==> flow/design.v <==
`timescale 1ns / 1ps
module signalReceive(clk, rst, SCK, MOSI, byteReceived, dataByte, SSEL);
input clk;
input rst;
input SCK, SSEL, MOSI;
output byteReceived;
output [7:0] dataByte;
reg [2:0] bitcnt;
reg byte_received;   
reg [7:0] byte_data_received;
assign byteReceived = byte_received;
assign dataByte = byte_data_received;
reg [2:0] SCKr;  
reg [2:0] SSELr;  
reg [1:0] MOSIr; 
always @(posedge clk) 
begin
  if (rst)
    SCKr <= 3'b000;
  else
    SCKr <= {SCKr[1:0], SCK};
end
wire SCK_risingedge = (SCKr[2:1]==2'b01);   
wire SCK_fallingedge = (SCKr[2:1]==2'b10);   
always @(posedge clk) 
begin
  if (rst)
    SSELr <= 3'b111;
  else
    SSELr <= {SSELr[1:0], SSEL};
end
wire SSEL_active = ~SSELr[1];   
wire SSEL_startmessage = (SSELr[2:1]==2'b10);   
wire SSEL_endmessage = (SSELr[2:1]==2'b01);   
always @(posedge clk) 
begin
  MOSIr <= {MOSIr[0], MOSI};
end
wire MOSI_data = MOSIr[1];
always @(posedge clk)
begin
  if(rst)
  begin
    bitcnt <= 3'b000;
  end
  else if(~SSEL_active)
  begin
    bitcnt <= 3'b000;
  end
  else
  begin
    if(SCK_risingedge)
    begin
      bitcnt <= bitcnt + 3'b001;
      byte_data_received <= {byte_data_received[6:0], MOSI_data};
    end
  end
end
always @(posedge clk)
begin    
  if (rst)
    byte_received <= 1'b0;
  else
    byte_received <= SSEL_active && SCK_risingedge && (bitcnt==3'b111);
end 
endmodule
module sending(clk, rst, SCK, MISO, SSEL, data, signalReceived, byteSent);
input clk;
input rst;
input SCK;
output MISO;
input SSEL;
input [7:0] data;
input signalReceived;
output byteSent;
reg byte_sent;
assign byteSent = byte_sent;
reg [7:0] byte_data_sent;
reg byte_sent_2clk;
reg [2:0] cnt;
reg [2:0] SCKr;  
always @(posedge clk) 
begin
 if (rst)
   SCKr <= 3'b000;
 else
   SCKr <= {SCKr[1:0], SCK};
end
wire SCK_risingedge = (SCKr[2:1]==2'b01);   
wire SCK_fallingedge = (SCKr[2:1]==2'b10);   
reg [2:0] SSELr;  
always @(posedge clk) 
begin
  if (rst)
    SSELr <= 3'b111;
  else
    SSELr <= {SSELr[1:0], SSEL};
end
wire SSEL_active = ~SSELr[1];   
wire SSEL_startmessage = (SSELr[2:1]==2'b10);   
wire SSEL_endmessage = (SSELr[2:1]==2'b01);   
always @(posedge clk) 
begin
  if(rst)
  begin
    cnt <= 3'b000;
    byte_data_sent <= 8'h00;
  end
  else if(signalReceived)
  begin
    if(~SSEL_active) 
    begin
      cnt<=3'b000;   
    end
    else
    begin
      if(byte_sent_2clk)
      begin
        byte_data_sent <= data;
      end
      if(SCK_risingedge)
      begin
        cnt <= cnt + 3'b001;
        byte_data_sent <= {byte_data_sent[6:0], 1'b0};
      end
    end
  end
end
always @(posedge clk)
begin
  if(rst)
  begin
    byte_sent_2clk <= 1'b0;
    byte_sent <= 1'b0;
  end
  else if(signalReceived)
  begin
    if (byte_sent_2clk)
    begin
      byte_sent_2clk <= 1'b0;
    end
    if (byte_sent)
    begin
      byte_sent_2clk <= 1'b1;
      byte_sent <= SSEL_active && SCK_risingedge && (cnt==3'b111);
    end
    else
    begin
      byte_sent <= SSEL_active && SCK_risingedge && (cnt==3'b111);
    end
  end
end
assign MISO = byte_data_sent[7];   
endmodule
`timescale 1ns / 1ps
module signalProcess(clk, rst, SCK, MOSI, MISO, SSEL);
input clk;
input rst;
input SCK, SSEL, MOSI;
output MISO;
wire [7:0] dataByte;
wire [7:0] sendByte;
reg [7:0] compressedX [63:0];
reg [6:0] inputCounter;
wire byte_received;
reg signalReceived;
wire byteSent;
integer i;
integer j;
assign sendByte = compressedX[j[5:0]];
signalReceive srA(.clk(clk), .rst(rst), .SCK(SCK), .MOSI(MOSI), .byteReceived(byte_received), .dataByte(dataByte), .SSEL(SSEL));
always @(posedge clk)
begin 
  if(rst)
  begin
    i <= 0;
    inputCounter <= 7'b0000000;
  end
  else if(~signalReceived)
  begin
    if(byte_received)
    begin
      i <= i+1;
      inputCounter <= inputCounter + 7'b0000001; 
    end
  end
end
always @(posedge clk)
begin 
  if(~rst && ~signalReceived && byte_received && i >= 0 && i < 64)
    compressedX[i[5:0]] <= dataByte;
end
always @(posedge clk)
begin
  if(rst)
    signalReceived <= 1'b0;
  else
    signalReceived <= (inputCounter == 7'b1000000);
end
sending sB(.clk(clk), .rst(rst), .SCK(SCK), .MISO(MISO), .SSEL(SSEL), .data(sendByte), .signalReceived(signalReceived), .byteSent(byteSent));
always @(posedge clk)
begin
  if(rst)
    j <= -1;
  else if(signalReceived)
  begin
    if(byteSent)
    begin
      j <= j+1;
    end 
  end
end
endmodule
# Reports on signalProcess

The steps from the RTL of signalProcess to its reports follow in flow order.
Lines are those of the file above, counted from 1.
Operators carry their Yosys type and port widths (W data, S select, Z words).
Cell names lack the library's common part.
The mark - stands for no value.

Top: signalProcess
Clock port: clk
Library: sky130hd
Timing corner: tt_025C_1v80

# Word level

Yosys after proc, flatten, opt, wreduce and memory -nomap, before mapping. Print and check cells are not counted. Equal cells are merged and count once.
Memory sizes are those after Yosys's memory passes, which may raise the word count (mostly to a power of two), join words into wider ones and drop unused or constant bits.

$add $sub $neg: 5
$mul: 0
Div/mod/pow operators: 0
Order comparisons: 2
Equality and inequality tests: 5
Shifts and indexed selects: 0
Multiplexer cells: 10
Bitwise logic cells: 4
Reductions and logical operators: 16

Operators by type and width:

| cell                    | count |
| $add A32 B2 Y32 const B | 2 |
| $ge A32 B1 Y1 const B   | 1 |
| $lt A32 B8 Y1 const B   | 1 |
| $mux W8                 | 3 |
| $mux W6                 | 3 |
| $logic_and A1 B1 Y1     | 8 |
| $add A7 B1 Y7 const B   | 1 |
| $eq A7 B7 Y1 const B    | 1 |
| $reduce_and A2 Y1       | 3 |
| $add A3 B1 Y3 const B   | 2 |
| $eq A3 B3 Y1 const B    | 2 |
| $reduce_and A3 Y1       | 2 |
| $mux W3                 | 2 |
| $not A1 Y1              | 4 |
| $eq A2 B1 Y1 const B    | 2 |
| $reduce_bool A2 Y1      | 2 |
| $reduce_or A2 Y1        | 1 |
| $mux W1                 | 2 |

Register bits after elaboration: 109
Latch bits: 0
Memory bits (writable): 512
ROM bits: 0
Clocked read ports x word width: 8
Memories kept: 1
Cells after elaboration: 59

Memory list:

| memory      | words | width | read ports | wr ports | RTL line | RTL |
| compressedX | 64    | 8     | 1          | 1        | 163      | `reg [7:0] compressedX [63:0];` |

# Depth

Longest topological path by Yosys (ltp), each cell counted once; first at word level (registers and memories cut), then after technology mapping (sequential cells cut; the memories' decode and read muxes count).

Depth in word-level cells: 6
ABC_AREA: 0
Depth in mapped cells: 8
Gate-level depth less buffers: 6

# After synthesis

Source: synth_stat.txt of the flow (Yosys; design flattened, memories mapped). It holds for the ABC_AREA given above (unset counts as 0); a run with the other value may have another netlist.
The area totals of this step are shown rounded.

Cells by type:

| cell type | count | area in all (um^2) |
| edfxtp_1  | 520   | 1.56E+04 |
| mux4_2    | 126   | 2.84E+03 |
| dfxtp_1   | 76    | 1.52E+03 |
| nor2_1    | 131   | 491.722 |
| nand2_1   | 83    | 311.549 |
| mux2i_1   | 27    | 270.259 |
| xnor2_1   | 19    | 166.41 |
| nand3_1   | 29    | 145.139 |
| xor2_1    | 15    | 131.376 |
| o21ai_0   | 24    | 120.115 |
| ha_1      | 9     | 112.608 |
| buf_2     | 21    | 105.101 |
| clkbuf_1  | 28    | 105.101 |
| a21oi_1   | 20    | 100.096 |
| nand4_1   | 16    | 100.096 |
| nor4_1    | 16    | 100.096 |
| nor2b_1   | 12    | 75.072 |
| or3_1     | 12    | 75.072 |

Not listed: further types 36, cells in them 133.

Standard cells after synthesis: 1317
Synthesis area: 23000 um^2
Sequential area: 17000 um^2
Flip-flops: 596
Buffer cells: 69

By module: a second synthesis without flattening, with its own total; a netlist apart from the flattened one above.

Cell total of the unflattened synthesis: 1302
Area total of the unflattened synthesis: 24000 um^2

Rows give one instance, submodules left out.

By module:

| module        | instances | cells | area (um^2) |
| signalProcess | 1         | 1175  | 22000 |
| sending       | 1         | 92    | 840 |
| signalReceive | 1         | 35    | 590 |

# Timing after synthesis

Source: OpenSTA report_checks on the synthesized netlist (no wires, ideal clock, input and output delay 20% of the period each), path of least setup slack; recovery checks are left aside. Register names are those of the netlist, which keeps one name where synthesis merged equal registers.

Path kind: input port to flip-flop
Start: input rst
End: memory compressedX[58][0]
Clock period: 10.0 ns
Input delay: 2.000 ns
Library setup time: 0.370 ns
Arrival: 3.323 ns
Required time: 9.630 ns
Slack: 6.306 ns
Path delay: 1.693 ns
Driving pins on the path: 5
Path buffers: 0
Synthesis period reached: 3.694 ns

"path delay" is the arrival time less input delay plus setup time.
"driving pins on the path" counts driving pins, that of a launching flip-flop among them; a cell with two outputs on the path counts twice.
"synthesis period reached" = period - worst setup slack (recovery checks aside). The figure is calculated, with input and output delays left at 20% of the set period.
Between the ends stands the longest chain of elaborated cells between them, by number of cells; it is not shown to be the way that was timed. Of several equally long chains one is given.
A line is the first line of the expression or statement that the cell stems from. Yosys adds cells for indexed reads and writes and turns some case tables into memories.
Only ways into the end's enable, where the timed path ends, are counted here.

Path through: nor4_1 -> nand4_1 -> nor2_1 -> nand4_1 -> nor2_1
Length of the longest elaborated chain: 6

RTL lines, path after synthesis:

| item                   | RTL line | RTL |
| start, declared        | 158      | `input rst;` |
| $not A1 Y1             | 190      | `if(~rst && ~signalReceived && byte_received && i >= 0 && i < 64)` |
| $logic_and A1 B1 Y1 x4 | 190      |  |
| $mux W6                | 190      |  |
| end, declared          | 163      | `reg [7:0] compressedX [63:0];` |

# Timing after layout

From the final timing report of flow run A: the path of least setup slack in the routed layout; clock arrival at registers is part of the times.

Path kind: flip-flop to flip-flop
Start: register signalReceived
End: memory compressedX[47][5]
Clock period: 4.96 ns
Library setup time: 0.37 ns
Arrival: 3.62 ns
Required time: 5.17 ns
Slack: 1.55 ns
Driving pins on the path: 8
Path buffers: 2

Between the ends stands the longest chain of elaborated cells between them, by number of cells; it is not shown to be the way that was timed. Of several equally long chains one is given.
Only ways into the end's enable, where the timed path ends, are counted here.

Path through: dfxtp_1 -> nor2b_1 -> buf_4 -> nand4_1 -> nor2_1 -> nand2_1 -> buf_4 -> nor2_1
Length of the longest elaborated chain: 6

RTL lines, path after layout:

| item                   | RTL line | RTL |
| start, declared        | 166      | `reg signalReceived;` |
| start, assigned        | 196      | `signalReceived <= 1'b0;` |
| start, assigned        | 198      | `signalReceived <= (inputCounter == 7'b1000000);` |
| $not A1 Y1             | 190      | `if(~rst && ~signalReceived && byte_received && i >= 0 && i < 64)` |
| $logic_and A1 B1 Y1 x4 | 190      |  |
| $mux W6                | 190      |  |
| end, declared          | 163      | `reg [7:0] compressedX [63:0];` |

Ticket comment

Stored flow runs of signalProcess (3 of them; Yosys, OpenROAD, sky130hd). They differ in their settings and are not a sequence. Constraints: input delay and output delay 20% of the set period each, output load 0.01 pF.
"period achieved": clock period set for the run, less the worst setup slack. It is reckoned from that one timing run; input and output delays stay at 20% of the period that was set.
"critical setup path time" is the time allowed to the run's worst setup path (the clock period less input and output delay, where it has them) less its slack. Clock arrival times count: a late capture clock shortens it, a late launch clock lengthens it.
"total power after layout" rests on the timing tool's default activity at the inputs, not on a simulated workload.
The measured numbers are rounded.

## Flow run A

==> flow/run.sh <==
#!/bin/bash
# the make line also repeats the synthesis and layout settings of config.mk as NAME=value (left out here)
make -C /OpenROAD-flow-scripts/flow DESIGN_CONFIG=/design/flow/config.mk WORK_HOME=/design/flow/orfs CLKGATE_MAP_FILE= finish
==> flow/config.mk <==
export PLATFORM = sky130hd
export DESIGN_NAME = signalProcess
export DESIGN_NICKNAME = signalProcess
export VERILOG_FILES = /design/flow/design.v
export SDC_FILE = /design/flow/constraint.sdc
export NUM_CORES = 4
export LEC_CHECK = 0
export ABC_AREA = 0
export CAP_MARGIN = 35
export CELL_PAD_IN_SITES_DETAIL_PLACEMENT = 0
export CELL_PAD_IN_SITES_GLOBAL_PLACEMENT = 1
export CORE_MARGIN = 4
export CORE_UTILIZATION = 40
export CTS_CLUSTER_SIZE = 35
export GPL_ROUTABILITY_DRIVEN = 0
export HOLD_SLACK_MARGIN = 0.2
export MAX_ROUTING_LAYER = met4
export PLACE_DENSITY = 0.53
export SETUP_SLACK_MARGIN = 0.48
export SLEW_MARGIN = 20
==> flow/constraint.sdc <==
create_clock -name core_clock -period 4.96 [get_ports {clk}]
set_input_delay 0.9920 -clock core_clock [delete_from_list [all_inputs] [get_ports {clk}]]
set_output_delay 0.9920 -clock core_clock [all_outputs]
set_load 0.01 [all_outputs]

| result of flow run A | value |
|---|---|
| synthesis area | 23000 um^2 |
| total power after layout | 10 mW |
| utilization of the finished layout | 46 % |
| die outline area | 62000 um^2 |
| standard-cell area after layout | 27000 um^2 |
| critical setup path time | 3.41 ns |
| class of the worst setup path | flip-flop to flip-flop |
| post-route setup TNS | 0.000 ns |
| lowest setup slack | 1.5 ns |
| final worst hold slack | 0.33 ns |
| period achieved | 3.413 ns |

## Flow run B

==> flow/run.sh <==
#!/bin/bash
# the make line also repeats the synthesis and layout settings of config.mk as NAME=value (left out here)
make -C /OpenROAD-flow-scripts/flow DESIGN_CONFIG=/design/flow/config.mk WORK_HOME=/design/flow/orfs CLKGATE_MAP_FILE= finish
==> flow/config.mk <==
export PLATFORM = sky130hd
export DESIGN_NAME = signalProcess
export DESIGN_NICKNAME = signalProcess
export VERILOG_FILES = /design/flow/design.v
export SDC_FILE = /design/flow/constraint.sdc
export NUM_CORES = 4
export LEC_CHECK = 0
export CAP_MARGIN = 35
export CELL_PAD_IN_SITES_DETAIL_PLACEMENT = 0
export CORE_MARGIN = 6
export CORE_UTILIZATION = 40
export CTS_CLUSTER_SIZE = 35
export GPL_ROUTABILITY_DRIVEN = 0
export HOLD_SLACK_MARGIN = 0.2
export PLACE_DENSITY = 0.53
export SETUP_SLACK_MARGIN = 0.48
export SLEW_MARGIN = 20
==> flow/constraint.sdc <==
create_clock -name core_clock -period 4.96 [get_ports {clk}]
set_input_delay 0.9920 -clock core_clock [delete_from_list [all_inputs] [get_ports {clk}]]
set_output_delay 0.9920 -clock core_clock [all_outputs]
set_load 0.01 [all_outputs]

| result of flow run B | value |
|---|---|
| post-route setup TNS | 0.000 ns |
| final worst hold slack | 0.36 ns |
| critical setup path time | 3.25 ns |
| class of the worst setup path | flip-flop to flip-flop |
| synthesis area | 23000 um^2 |
| period achieved | 3.254 ns |
| utilization of the finished layout | 46 % |
| standard-cell area after layout | 26000 um^2 |
| total power after layout | 10.0 mW |
| die outline area | 64000 um^2 |
| lowest setup slack | 1.7 ns |

## Flow run C

==> flow/run.sh <==
#!/bin/bash
# the make line also repeats the synthesis and layout settings of config.mk as NAME=value (left out here)
make -C /OpenROAD-flow-scripts/flow DESIGN_CONFIG=/design/flow/config.mk WORK_HOME=/design/flow/orfs CLKGATE_MAP_FILE= finish
==> flow/config.mk <==
export PLATFORM = sky130hd
export DESIGN_NAME = signalProcess
export DESIGN_NICKNAME = signalProcess
export VERILOG_FILES = /design/flow/design.v
export SDC_FILE = /design/flow/constraint.sdc
export NUM_CORES = 4
export LEC_CHECK = 0
export CAP_MARGIN = 35
export CELL_PAD_IN_SITES_DETAIL_PLACEMENT = 0
export CORE_MARGIN = 6
export CORE_UTILIZATION = 40
export CTS_CLUSTER_SIZE = 35
export HOLD_SLACK_MARGIN = 0.2
export PLACE_DENSITY = 0.53
export SLEW_MARGIN = 20
==> flow/constraint.sdc <==
create_clock -name core_clock -period 10.0 [get_ports {clk}]
set_input_delay 2.0000 -clock core_clock [delete_from_list [all_inputs] [get_ports {clk}]]
set_output_delay 2.0000 -clock core_clock [all_outputs]
set_load 0.01 [all_outputs]

| result of flow run C | value |
|---|---|
| standard-cell area after layout | 26000 um^2 |
| critical setup path time | 2.45 ns |
| class of the worst setup path | input port to flip-flop |
| total power after layout | 5.0 mW |
| final worst hold slack | 0.33 ns |
| utilization of the finished layout | 46 % |
| period achieved | 4.446 ns |
| lowest setup slack | 5.6 ns |
| die outline area | 64000 um^2 |
| synthesis area | 23000 um^2 |
| post-route setup TNS | 0.000 ns |
